==> flow/design.v <==
module detect_module 
(
    CLK, RSTn,
	 RX_Pin_In,
	 H2L_Sig
);
    input CLK;
	 input RSTn;
	 input RX_Pin_In;
	 output H2L_Sig;
	 reg H2L_F1;
	 reg H2L_F2;
	 always @ ( posedge CLK or negedge RSTn )
	     if( !RSTn )
		      begin
				    H2L_F1 <= 1'b1;
					 H2L_F2 <= 1'b1;
				end
		  else
		      begin
				    H2L_F1 <= RX_Pin_In;
					 H2L_F2 <= H2L_F1;
				end
	assign H2L_Sig = H2L_F2 & !H2L_F1;
endmodule
module rx_bps_module
(
    CLK, RSTn,
	 Count_Sig, 
	 BPS_CLK
);
    input CLK;
	 input RSTn;
	 input Count_Sig;
	 output BPS_CLK;
	 reg [12:0]Count_BPS;
	 always @ ( posedge CLK or negedge RSTn )
	    if( !RSTn )
		     Count_BPS <= 13'd0;
		 else if( Count_BPS == 13'd5207 )
		     Count_BPS <= 13'd0;
		 else if( Count_Sig )
		     Count_BPS <= Count_BPS + 1'b1;
		 else
		     Count_BPS <= 13'd0;
    assign BPS_CLK = ( Count_BPS == 12'd2604 ) ? 1'b1 : 1'b0;
endmodule
module rx_control_module
(
    CLK, RSTn,
	 H2L_Sig, RX_Pin_In, BPS_CLK, RX_En_Sig,
    Count_Sig, RX_Data, RX_Done_Sig
);
    input CLK;
	 input RSTn;
	 input H2L_Sig;
	 input RX_En_Sig;
	 input RX_Pin_In;
	 input BPS_CLK;
	 output Count_Sig;
	 output [7:0]RX_Data;
	 output RX_Done_Sig;
	 reg [3:0]i;
	 reg [7:0]rData;
	 reg isCount;
	 reg isDone;
	 always @ ( posedge CLK or negedge RSTn )
	     if( !RSTn )
		      begin 
		          i <= 4'd0;
					 rData <= 8'd0;
					 isCount <= 1'b0;
					 isDone <= 1'b0;	 
				end
		  else if( RX_En_Sig )
		      case ( i )
			       4'd0 :
					 if( H2L_Sig ) begin i <= i + 1'b1; isCount <= 1'b1; end
					 4'd1 : 
					 if( BPS_CLK ) begin i <= i + 1'b1; end
					 4'd2, 4'd3, 4'd4, 4'd5, 4'd6, 4'd7, 4'd8, 4'd9 :
					 if( BPS_CLK ) begin i <= i + 1'b1; rData[ i - 2 ] <= RX_Pin_In; end
					 4'd10 :
					 if( BPS_CLK ) begin i <= i + 1'b1; end
					 4'd11 :
					 if( BPS_CLK ) begin i <= i + 1'b1; end
					 4'd12 :
					 begin i <= i + 1'b1; isDone <= 1'b1; isCount <= 1'b0; end
					 4'd13 :
					 begin i <= 4'd0; isDone <= 1'b0; end
				endcase
	 assign Count_Sig = isCount;
	 assign RX_Data = rData;
	 assign RX_Done_Sig = isDone;
endmodule
module rx_module
(
    CLK, RSTn,
    RX_Pin_In, RX_En_Sig,
	 RX_Done_Sig, RX_Data
);
    input CLK;
	 input RSTn;
	 input RX_Pin_In;
	 input RX_En_Sig;
	 output [7:0]RX_Data;
	 output RX_Done_Sig;
	 wire H2L_Sig;
	 detect_module U1
	 (
	     .CLK( CLK ),
		  .RSTn( RSTn ),
		  .RX_Pin_In( RX_Pin_In ),     
		  .H2L_Sig( H2L_Sig )          
	 );
	 wire BPS_CLK;
	 rx_bps_module U2
	 (
	     .CLK( CLK ),
		  .RSTn( RSTn ),
		  .Count_Sig( Count_Sig ),    
		  .BPS_CLK( BPS_CLK )         
	 );
	 wire Count_Sig;
	 rx_control_module U3
	 (
	     .CLK( CLK ),
		  .RSTn( RSTn ),
		  .H2L_Sig( H2L_Sig ),       
		  .RX_En_Sig( RX_En_Sig ),   
		  .RX_Pin_In( RX_Pin_In ),   
		  .BPS_CLK( BPS_CLK ),       
		  .Count_Sig( Count_Sig ),     
		  .RX_Data( RX_Data ),         
		  .RX_Done_Sig( RX_Done_Sig )  
	 );
endmodule
module control_module
(
    CLK, RSTn,
	RX_Done_Sig,
	RX_Data,
	RX_En_Sig,
	RX_Data_Out,
	RX_Valid_Out
);
    input CLK;
	input RSTn;
	input RX_Done_Sig;
	input [7:0]RX_Data;
	output RX_En_Sig;
	output [7:0]RX_Data_Out;
	output RX_Valid_Out;
	reg [7:0]rData_0;
	reg isEn;
	reg isValid;
    always @ ( posedge CLK or negedge RSTn )
	    if( !RSTn )
		    begin rData_0 <= 8'd0; isEn <= 1'b0; isValid <= 1'b0; end
		else if( RX_Done_Sig )     
		    begin rData_0 <= RX_Data; isEn <= 1'b0; isValid <= 1'b1; end
		else begin isEn <= 1'b1; isValid <= 1'b0; end
	assign RX_Data_Out  = rData_0 ;
	assign RX_En_Sig = isEn;
	assign RX_Valid_Out = isValid;
endmodule
module rx_module_demo
(
    CLK, RSTn,
	RX_Pin_In,
	RX_Data_Out,
	RX_Valid_Out
);
    input CLK;
	input RSTn;
	input RX_Pin_In;
    output [7:0]RX_Data_Out;
    output RX_Valid_Out;
	wire RX_Done_Sig;
	wire [7:0]RX_Data;
	rx_module U1
	(
	    .CLK( CLK ),
		.RSTn( RSTn ),
		.RX_Pin_In( RX_Pin_In ),    
		.RX_En_Sig( RX_En_Sig ),    
		.RX_Done_Sig( RX_Done_Sig ),   
		.RX_Data( RX_Data )            
	);
	wire RX_En_Sig;
	wire [7:0]Output_Data;
	wire Output_Valid;
	control_module U2
	(
	    .CLK( CLK ),
	    .RSTn( RSTn ),
		.RX_Done_Sig( RX_Done_Sig ),   
		.RX_Data( RX_Data ),           
		.RX_En_Sig( RX_En_Sig ),       
		.RX_Data_Out( Output_Data ),   
		.RX_Valid_Out( Output_Valid )  
	);
	 assign RX_Data_Out = Output_Data;
	 assign RX_Valid_Out = Output_Valid;
endmodule
module data_pro
(
	input clk,
	input rstn,
	input [7:0] data_in,
	input data_valid,
	output [15:0] delay_set_a, 
	output [15:0] delay_set_b,
	output [15:0] delay_set_c, 
	output [15:0] delay_set_d,
	output [15:0] duty_cycle,
	output [15:0] sub_clk_feq,
	output [15:0] sub_clk_scl
);
	reg [7:0] funct;
	reg [15:0] data;
	reg [1:0] state;
	reg update;
	reg [15:0] delay_set_a_reg;
	reg [15:0] delay_set_b_reg;
	reg [15:0] delay_set_c_reg;
	reg [15:0] delay_set_d_reg;
	reg [15:0] duty_cycle_reg;
	reg [15:0] sub_clk_feq_reg;
	reg [15:0] sub_clk_scl_reg;
	always @(posedge clk or negedge rstn) begin		 
		if (!rstn) begin
			funct <= 8'd0;
			data <= 15'd0;
			state <= 2'd0;
			update <= 1'b0;
		end
		else if (data_valid) begin
			case (state)							 
				2'd0: begin					 
					funct <= data_in;
					state <= state + 1;
					update <= 1'b0;
				end
				2'd1: begin					 
					data[15:8] <= data_in;
					state <= state +1;
					update <= 1'b0;
				end
				2'd2: begin 					 
					data[7:0] <= data_in;
					state <= 2'd0;
					update <= 1'b1;
				end
				default: begin
					funct <= 8'd0;
					data[15:0] <= 15'd0;
					state <= 2'd0;
					update <= 1'b0;
				end
			endcase
		end
		else begin
			update <= 1'b0;
		end
	end
	always @(posedge clk or negedge rstn) begin		 
		if (!rstn) begin
			delay_set_a_reg <= 15'd0;				 
			delay_set_b_reg <= 15'd10;
			delay_set_c_reg <= 15'd20;
			delay_set_d_reg <= 15'd30;
			duty_cycle_reg <= 15'd5;
			sub_clk_scl_reg <= 15'd1000;
			sub_clk_feq_reg <= 15'd10;
		end
		else if (update) begin
			case (funct)
				8'd65: delay_set_a_reg <= data;
				8'd66: delay_set_b_reg <= data;
				8'd67: delay_set_c_reg <= data;
				8'd68: delay_set_d_reg <= data;
				8'd69: duty_cycle_reg <= data;
				8'd70: if (data != 16'd0) sub_clk_feq_reg <= data;	 
				8'd83: if (data != 16'd0) sub_clk_scl_reg <= data;
				8'd0: ;
				default: ;
			endcase
		end
	end
	assign delay_set_a = delay_set_a_reg;
	assign delay_set_b = delay_set_b_reg;
	assign delay_set_c = delay_set_c_reg;
	assign delay_set_d = delay_set_d_reg;
	assign duty_cycle = duty_cycle_reg;
	assign sub_clk_feq = sub_clk_feq_reg;
	assign sub_clk_scl = sub_clk_scl_reg;
endmodule
module ch_output_module
(
	input clk,
	input rstn,
	input [15:0] sub_clk_feq,
	input [15:0] sub_clk_scl,
	input [15:0] duty_cycle,
	input [15:0] delay_set,
	output ch_output
);
	reg ch_output_reg;
	reg [15:0] sub_clk_count;
	reg [15:0] subsub_clk_count;
	reg [15:0] subsub_count;
	wire [15:0] sub_clk_sum;
	wire [15:0] subsub_clk_sum;
	assign sub_clk_sum = 50000000 / sub_clk_feq;
	assign subsub_clk_sum = 50000000 / sub_clk_scl;
	always @(posedge clk or negedge rstn) begin 
		if (!rstn) begin
			ch_output_reg <= 0;
			sub_clk_count <= 0;
			subsub_clk_count <=0;
			subsub_count <= 0;
		end else if (sub_clk_count >= sub_clk_sum) begin
			sub_clk_count <= 0;
			subsub_clk_count <= 0;
			subsub_count <=0;
			if (delay_set == 0) begin 
				ch_output_reg <= 1;
			end else begin
				ch_output_reg <= 0;
			end
		end else if (subsub_clk_count >= subsub_clk_sum) begin
			subsub_clk_count <= 0;
			subsub_count <= subsub_count + 1;
			if ( (subsub_count < delay_set - 1) & (delay_set != 0) ) begin
				ch_output_reg <= 0;
			end else if (subsub_count < (delay_set + duty_cycle - 1) ) begin 
				ch_output_reg <= 1;
			end else if (subsub_count >= (delay_set + duty_cycle - 1) ) begin 
				ch_output_reg <= 0;
			end
		end else begin
			sub_clk_count <= sub_clk_count + 1;
			subsub_clk_count <= subsub_clk_count + 1;
		end
	end
	assign ch_output = ch_output_reg;
endmodule
module abcd_output
(
	input clk,						 
	input rstn,
	input rx_pin_in,
	output ch_a_output, ch_b_output, ch_c_output, ch_d_output
);
	wire [7:0] rx_data_out;			 
	wire rx_valid;					 
	wire [15:0] delay_set_a;		 
	wire [15:0] delay_set_b;
	wire [15:0] delay_set_c;
	wire [15:0] delay_set_d;		
	wire [15:0] duty_cycle;			 
	wire [15:0] sub_clk_feq;
	wire [15:0] sub_clk_scl;
	rx_module_demo u1				 
	(
		.CLK(clk),
		.RSTn(rstn),
		.RX_Pin_In(rx_pin_in),		 
		.RX_Data_Out(rx_data_out),	 
		.RX_Valid_Out(rx_valid)
	);
	data_pro u2						 
	(
		.clk(clk),
		.rstn(rstn),
		.data_in(rx_data_out),		 
		.data_valid(rx_valid),
		.delay_set_a(delay_set_a),	 
		.delay_set_b(delay_set_b),
		.delay_set_c(delay_set_c),
		.delay_set_d(delay_set_d),
		.duty_cycle(duty_cycle),	 
		.sub_clk_feq(sub_clk_feq),	 
		.sub_clk_scl(sub_clk_scl)	 
	);
	ch_output_module u_a
	(
		.clk(clk),
		.sub_clk_feq(sub_clk_feq),
		.sub_clk_scl(sub_clk_scl),
		.rstn(rstn),
		.delay_set(delay_set_a),
		.duty_cycle(duty_cycle),
		.ch_output(ch_a_output)
	);
	ch_output_module u_b
	(
		.clk(clk),
		.sub_clk_feq(sub_clk_feq),
		.sub_clk_scl(sub_clk_scl),
		.rstn(rstn),
		.delay_set(delay_set_b),
		.duty_cycle(duty_cycle),
		.ch_output(ch_b_output)
	);
	ch_output_module u_c
	(
		.clk(clk),
		.sub_clk_feq(sub_clk_feq),
		.sub_clk_scl(sub_clk_scl),
		.rstn(rstn),
		.delay_set(delay_set_c),
		.duty_cycle(duty_cycle),
		.ch_output(ch_c_output)
	);
	ch_output_module u_d
	(
		.clk(clk),
		.sub_clk_feq(sub_clk_feq),
		.sub_clk_scl(sub_clk_scl),
		.rstn(rstn),
		.delay_set(delay_set_d),
		.duty_cycle(duty_cycle),
		.ch_output(ch_d_output)
	);
endmodule
---- Step by step through the tools: abcd_output ----
The steps from the RTL of abcd_output to its reports follow in flow order.
Line numbers count from 1 in the design file above.
Cell names lack the library's common part.
A cell with -- has no value.
design
  top module .............................. abcd_output
  clock port .............................. clk
  standard-cell library ................... sky130hd
  corner .................................. tt_025C_1v80

---- Elaborated design ----
Yosys after proc, flatten, opt, wreduce and memory -nomap, before mapping. Memory bits, and registers merged into a memory's read port (data or address), are not among the register bits. Print and check cells are not counted. Equal cells are merged and count once.
storage and ports
  bits in registers ....................... 374
  input bits .............................. 3
  output and inout bits ................... 4
operators by class
  $add $sub $neg .......................... 29
  divide/modulo/power cells ............... 2
  magnitude comparators ................... 20
  equality and inequality tests ........... 30
  shift-type cells ........................ 2
  multiplexer cells ....................... 65
  bitwise logic cells ..................... 11
  reduce/logical cells .................... 46
operators by type and width
  kind                                                   number
  divider 26 x 16 -> 32 bit (first input constant)       2
  2-to-1 mux 16 bit                                      24
  < comparator 16 x 32 -> 1 bit                          8
  adder 16 x 1 -> 16 bit (second input constant)         12
  greater-or-equal comparator 16 bit                     8
  greater-or-equal comparator 16 x 32 -> 1 bit           4
  subtractor 32 x 1 -> 32 bit (second input constant)    4
  nonzero test 16 bit                                    5
  subtractor 16 x 1 -> 17 bit (second input constant)    4
  adder 16 x 16 -> 17 bit                                4
  logical NOT 16 bit                                     4
  == test 8 x 7 -> 1 bit (second input constant)         7
  case mux 8 bit (select 2 bit)                          3
  variable shift 1 x 33 -> 8 bit                         1
  variable shift 1 x 33 -> 8 bit (first input constant)  1
  negation 32 -> 33 bit                                  1
  2-to-1 mux 1 bit                                       30
  AND reduction 2 bit                                    13
  2-to-1 mux 13 bit                                      2
  == test 4 bit (second input constant)                  6
  == test 4 x 3 -> 1 bit (second input constant)         4
  nonzero test 4 bit                                     4
  case mux 4 bit (select 4 bit)                          1
  adder 13 x 1 -> 13 bit (second input constant)         1
  == test 13 x 12 -> 1 bit (second input constant)       1
  == test 13 bit (second input constant)                 1
  nonzero test 2 bit                                     6
  AND reduction 3 bit                                    4
Other operator kinds: 25; their cells: 40.

---- Depth ----
Depth = most cells in a row (Yosys ltp): at word level without a register or memory, in the mapped netlist without a sequential cell, where the memories' decode and read muxes count.
depth
  word-level depth ........................ 8
  ABC_AREA ................................ 0
  depth in mapped cells ................... 504
  gate-level depth less buffers ........... 453

---- After synthesis ----
Source: synth_stat.txt of the flow (Yosys; design flattened, memories mapped). It holds for the ABC_AREA given above (unset counts as 0); a run with the other value may have another netlist.
mapped netlist
  cell count .............................. 9973
  chip area (Yosys) ....................... 74152.4 um^2
  mapped flip-flops ....................... 374
  buffer cells ............................ 273
cell types
  cell type  number
  ha_1       1071
  dfrtp_1    354
  xnor2_1    500
  a21oi_1    765
  nor2_1     998
  o21ai_0    682
  nand2_1    841
  xor2_1     335
  mux2_2     252
  a21o_1     335
  nand2b_1   275
  inv_1      457
  nand3_1    304
  o21a_1     172
  nor3_1     251
  o31ai_1    149
  nor2b_1    161
  o211ai_1   108
Not listed: further types 118, cells in them 1963.
By module: a second synthesis without flattening, with its own total; a netlist apart from the flattened one above.
second synthesis, totals
  cells (unflattened synthesis) ........... 31642
  area (unflattened synthesis) ............ 225697.7 um^2
Each row is one instance without its submodules.
modules
  module             times used  cells  area (um^2)
  ch_output_module   4           7758   54425.9
  data_pro           1           392    5703.0
  rx_control_module  1           120    1101.1
  rx_bps_module      1           75     738.2
  control_module     1           20     385.4
  detect_module      1           3      66.3
  abcd_output        1           0      0.0
  rx_module          1           0      0.0
  rx_module_demo     1           0      0.0

---- Path before layout ----
Source: OpenSTA report_checks on the synthesized netlist (no wires, ideal clock, input and output delay 20% of the period each), path of least setup slack; recovery checks are left aside. Register names are those of the netlist, which keeps one name where synthesis merged equal registers.
timing path after synthesis
  kind .................................... reg-to-reg
  from .................................... register u2.sub_clk_scl_reg[0]
  to ...................................... register u_a.sub_clk_count[13]
  period .................................. 110.0 ns
  setup time .............................. 0.132 ns
  launch time at the first pin ............ 0.000 ns
  arrival ................................. 90.816 ns
  slack ................................... 19.052 ns
  delay of the path ....................... 90.948 ns
  stages .................................. 483
  buffers on the path ..................... 55
  period reached after synthesis .......... 90.948 ns
"delay of the path" = arrival - input delay + setup time.
"stages": output pins that drive a net of the path, with the launching flip-flop's if there is one; two outputs of one cell count as two.
"period reached after synthesis" is the clock period less the worst setup slack; recovery checks do not enter. This is arithmetic on one report: input and output delays are still those of the set period (20% each).
Between the ends stands the longest chain of elaborated cells between them, by number of cells; it is not shown to be the way that was timed. Of several equally long chains one is given.
A line is the first line of the expression or statement that the cell stems from. Yosys adds cells for indexed reads and writes and turns some case tables into memories.
A register here has more assigning lines than the two given.
between the ends, after synthesis
  cells stage by stage .................... dfrtp_1 -> buf_4 -> buf_4 -> clkbuf_1 -> inv_1 -> clkbuf_1 -> buf_1 -> ha_1 -> clkbuf_1 -> nor4b_1 -> nand2_1 -> nor2_1 -> ha_1 -> xor2_1 -> a32oi_1 -> nor2_1 -> ha_1 -> a21oi_1 -> (+447 left out) -> o21ai_0 -> nand2b_1 -> a21oi_1 -> nor2b_1 -> o21ai_0 -> nand2b_1 -> a21oi_1 -> nor2b_1 -> o21ai_0 -> nand2b_1 -> a21oi_1 -> clkbuf_1 -> and3_1 -> nand4_1 -> nor2_1 -> nand3_1 -> xor2_1 -> nor2_1
  cells in the longest elaborated chain ... 4
  elaborated cells on any way between the ends .. 5
  source lines of those cells ............. 3
  classes of those cells .................. div: 1; compare: 1; eq/ne: 1; mux: 2
ends and longest elaborated chain, after synthesis
  what                                line  RTL
  from (decl)                         230   reg [15:0] sub_clk_scl_reg;
  from (assign)                       274   sub_clk_scl_reg <= 15'd1000;
  from (assign)                       285   8'd83: if (data != 16'd0) sub_clk_scl_reg <= data;
  divider 26 x 16 -> 32 bit           316   assign subsub_clk_sum = 50000000 / sub_clk_scl;
  greater-or-equal comparator 16 bit  332   end else if (subsub_clk_count >= subsub_clk_sum) begin
  2-to-1 mux 16 bit                   332
  2-to-1 mux 16 bit                   323   end else if (sub_clk_count >= sub_clk_sum) begin
  to (assign)                         324   sub_clk_count <= 0;
  to (assign)                         343   sub_clk_count <= sub_clk_count + 1;
  to (decl)                           310   reg [15:0] sub_clk_count;

---- Path in the finished layout ----
From the final timing report of run 1: the path of least setup slack in the routed layout; clock arrival at registers is part of the times.
timing path after layout
  kind .................................... reg-to-reg
  from .................................... register u2.sub_clk_scl_reg[15]
  to ...................................... register u_b.ch_output_reg
  period .................................. 110.0 ns
  setup time .............................. 0.15 ns
  launch time at the first pin ............ 0.62 ns
  arrival ................................. 101.80 ns
  slack ................................... 8.66 ns
  stages .................................. 434
  buffers on the path ..................... 11
Between the ends stands the longest chain of elaborated cells between them, by number of cells; it is not shown to be the way that was timed. Of several equally long chains one is given.
A register here has more assigning lines than the two given.
between the ends, after layout
  cells stage by stage .................... dfrtp_1 -> nor4_4 -> nand4_1 -> buf_4 -> nor2_1 -> ha_1 -> xor2_1 -> a32oi_1 -> nor2_1 -> ha_1 -> a21oi_1 -> a21o_1 -> nor3_1 -> nor2_1 -> nor2_1 -> ha_1 -> o21ai_1 -> a22oi_2 -> (+398 left out) -> o21ai_0 -> nand2b_1 -> a21oi_1 -> nor2b_1 -> o21ai_0 -> nand2b_1 -> a21oi_1 -> nor2b_1 -> o21ai_0 -> nand2b_1 -> a21oi_1 -> nor2b_1 -> o21ai_0 -> nand2b_1 -> a21oi_1 -> nand2b_1 -> nor2_1 -> a21oi_1
  cells in the longest elaborated chain ... 4
  elaborated cells on any way between the ends .. 6
  source lines of those cells ............. 3
  classes of those cells .................. div: 1; compare: 1; mux: 2; reduce/logical: 2
ends and longest elaborated chain, after layout
  what                                line  RTL
  from (decl)                         230   reg [15:0] sub_clk_scl_reg;
  from (assign)                       274   sub_clk_scl_reg <= 15'd1000;
  from (assign)                       285   8'd83: if (data != 16'd0) sub_clk_scl_reg <= data;
  divider 26 x 16 -> 32 bit           316   assign subsub_clk_sum = 50000000 / sub_clk_scl;
  greater-or-equal comparator 16 bit  332   end else if (subsub_clk_count >= subsub_clk_sum) begin
  2-to-1 mux 1 bit                    332
  2-to-1 mux 1 bit                    323   end else if (sub_clk_count >= sub_clk_sum) begin
  to (assign)                         319   ch_output_reg <= 0;
  to (assign)                         328   ch_output_reg <= 1;
  to (decl)                           309   reg ch_output_reg;

FLOW RESULTS
============

Measured data: module abcd_output, platform sky130hd, 3 stored runs of the flow under differing settings, order arbitrary. Input and output delays are each 20% of the period that was set; the output load is 0.01 pF.
"period reached": clock period set for the run, less the worst setup slack. It is reckoned from that one timing run; input and output delays stay at 20% of the period that was set.
"worst path time": the worst setup path's part of the clock period (all of it between registers, 20% less for each end at a port) less its slack. A launch clock that arrives late makes it longer, a capture clock that arrives late makes it shorter.

======== run 1 ========
==> flow/run.sh <==
#!/bin/bash
# the make line also repeats the synthesis and layout settings of config.mk as NAME=value (left out here)
make -C /OpenROAD-flow-scripts/flow DESIGN_CONFIG=/design/flow/config.mk WORK_HOME=/design/flow/orfs CLKGATE_MAP_FILE= finish
==> flow/config.mk <==
export PLATFORM = sky130hd
export DESIGN_NAME = abcd_output
export DESIGN_NICKNAME = abcd_output
export VERILOG_FILES = /design/flow/design.v
export SDC_FILE = /design/flow/constraint.sdc
export NUM_CORES = 4
export LEC_CHECK = 0
export CAP_MARGIN = 5
export CELL_PAD_IN_SITES_GLOBAL_PLACEMENT = 2
export CORE_MARGIN = 2
export CORE_UTILIZATION = 40
export SLEW_MARGIN = 20
==> flow/constraint.sdc <==
create_clock -name core_clock -period 110.0 [get_ports {clk}]
set_input_delay 22.0000 -clock core_clock [delete_from_list [all_inputs] [get_ports {clk}]]
set_output_delay 22.0000 -clock core_clock [all_outputs]
set_load 0.01 [all_outputs]

-------- measured, run 1 --------
  area of the die ......................... 188842.0 um^2
  worst path time ......................... 101.34 ns
  type of the worst setup path ............ reg-to-reg
  sum of negative setup slack ............. 0.000 ns
  utilization of the finished layout ...... 42.6%
  smallest hold slack ..................... 0.364 ns
  synthesized cell area ................... 74152.4 um^2
  setup slack of the worst path ........... 8.663 ns
  standard-cell area after routing ........ 78726.8 um^2
  period reached .......................... 101.337 ns

======== run 2 ========
==> flow/run.sh <==
#!/bin/bash
# the make line also repeats the synthesis and layout settings of config.mk as NAME=value (left out here)
make -C /OpenROAD-flow-scripts/flow DESIGN_CONFIG=/design/flow/config.mk WORK_HOME=/design/flow/orfs CLKGATE_MAP_FILE= finish
==> flow/config.mk <==
export PLATFORM = sky130hd
export DESIGN_NAME = abcd_output
export DESIGN_NICKNAME = abcd_output
export VERILOG_FILES = /design/flow/design.v
export SDC_FILE = /design/flow/constraint.sdc
export NUM_CORES = 4
export LEC_CHECK = 0
export ABC_AREA = 0
export CAP_MARGIN = 20
export CELL_PAD_IN_SITES_DETAIL_PLACEMENT = 2
export CORE_ASPECT_RATIO = 0.64
export CORE_MARGIN = 6
export CORE_UTILIZATION = 38
export GPL_ROUTABILITY_DRIVEN = 0
export PLACE_DENSITY_LB_ADDON = 0.1
export SETUP_SLACK_MARGIN = -2.0
export SLEW_MARGIN = 40
==> flow/constraint.sdc <==
create_clock -name core_clock -period 177.0 [get_ports {clk}]
set_input_delay 35.4000 -clock core_clock [delete_from_list [all_inputs] [get_ports {clk}]]
set_output_delay 35.4000 -clock core_clock [all_outputs]
set_load 0.01 [all_outputs]

-------- measured, run 2 --------
  worst path time ......................... 108.74 ns
  type of the worst setup path ............ reg-to-reg
  setup slack of the worst path ........... 68.263 ns
  sum of negative setup slack ............. 0.000 ns
  utilization of the finished layout ...... 40.7%
  synthesized cell area ................... 74152.4 um^2
  standard-cell area after routing ........ 78798.1 um^2
  smallest hold slack ..................... 0.372 ns
  period reached .......................... 108.737 ns
  area of the die ......................... 206149.0 um^2

======== run 3 ========
==> flow/run.sh <==
#!/bin/bash
# the make line also repeats the synthesis and layout settings of config.mk as NAME=value (left out here)
make -C /OpenROAD-flow-scripts/flow DESIGN_CONFIG=/design/flow/config.mk WORK_HOME=/design/flow/orfs CLKGATE_MAP_FILE= finish
==> flow/config.mk <==
export PLATFORM = sky130hd
export DESIGN_NAME = abcd_output
export DESIGN_NICKNAME = abcd_output
export VERILOG_FILES = /design/flow/design.v
export SDC_FILE = /design/flow/constraint.sdc
export NUM_CORES = 4
export LEC_CHECK = 0
export ABC_AREA = 1
export CAP_MARGIN = 10
export CELL_PAD_IN_SITES_DETAIL_PLACEMENT = 2
export CELL_PAD_IN_SITES_GLOBAL_PLACEMENT = 1
export CORE_ASPECT_RATIO = 1.62
export CORE_MARGIN = 9
export CORE_UTILIZATION = 34
export CTS_CLUSTER_DIAMETER = 198
export GPL_ROUTABILITY_DRIVEN = 1
export PLACE_DENSITY_LB_ADDON = 0.06
export SETUP_SLACK_MARGIN = -2.0
export SLEW_MARGIN = 25
export TNS_END_PERCENT = 75
==> flow/constraint.sdc <==
create_clock -name core_clock -period 95.9 [get_ports {clk}]
set_input_delay 19.1800 -clock core_clock [delete_from_list [all_inputs] [get_ports {clk}]]
set_output_delay 19.1800 -clock core_clock [all_outputs]
set_load 0.01 [all_outputs]

-------- measured, run 3 --------
  period reached .......................... 86.481 ns
  worst path time ......................... 86.48 ns
  type of the worst setup path ............ reg-to-reg
  smallest hold slack ..................... 0.364 ns
  synthesized cell area ................... 76323.2 um^2
  setup slack of the worst path ........... 9.419 ns
  standard-cell area after routing ........ 80873.8 um^2
  utilization of the finished layout ...... 36.2%
  area of the die ......................... 242358.0 um^2
  sum of negative setup slack ............. 0.000 ns
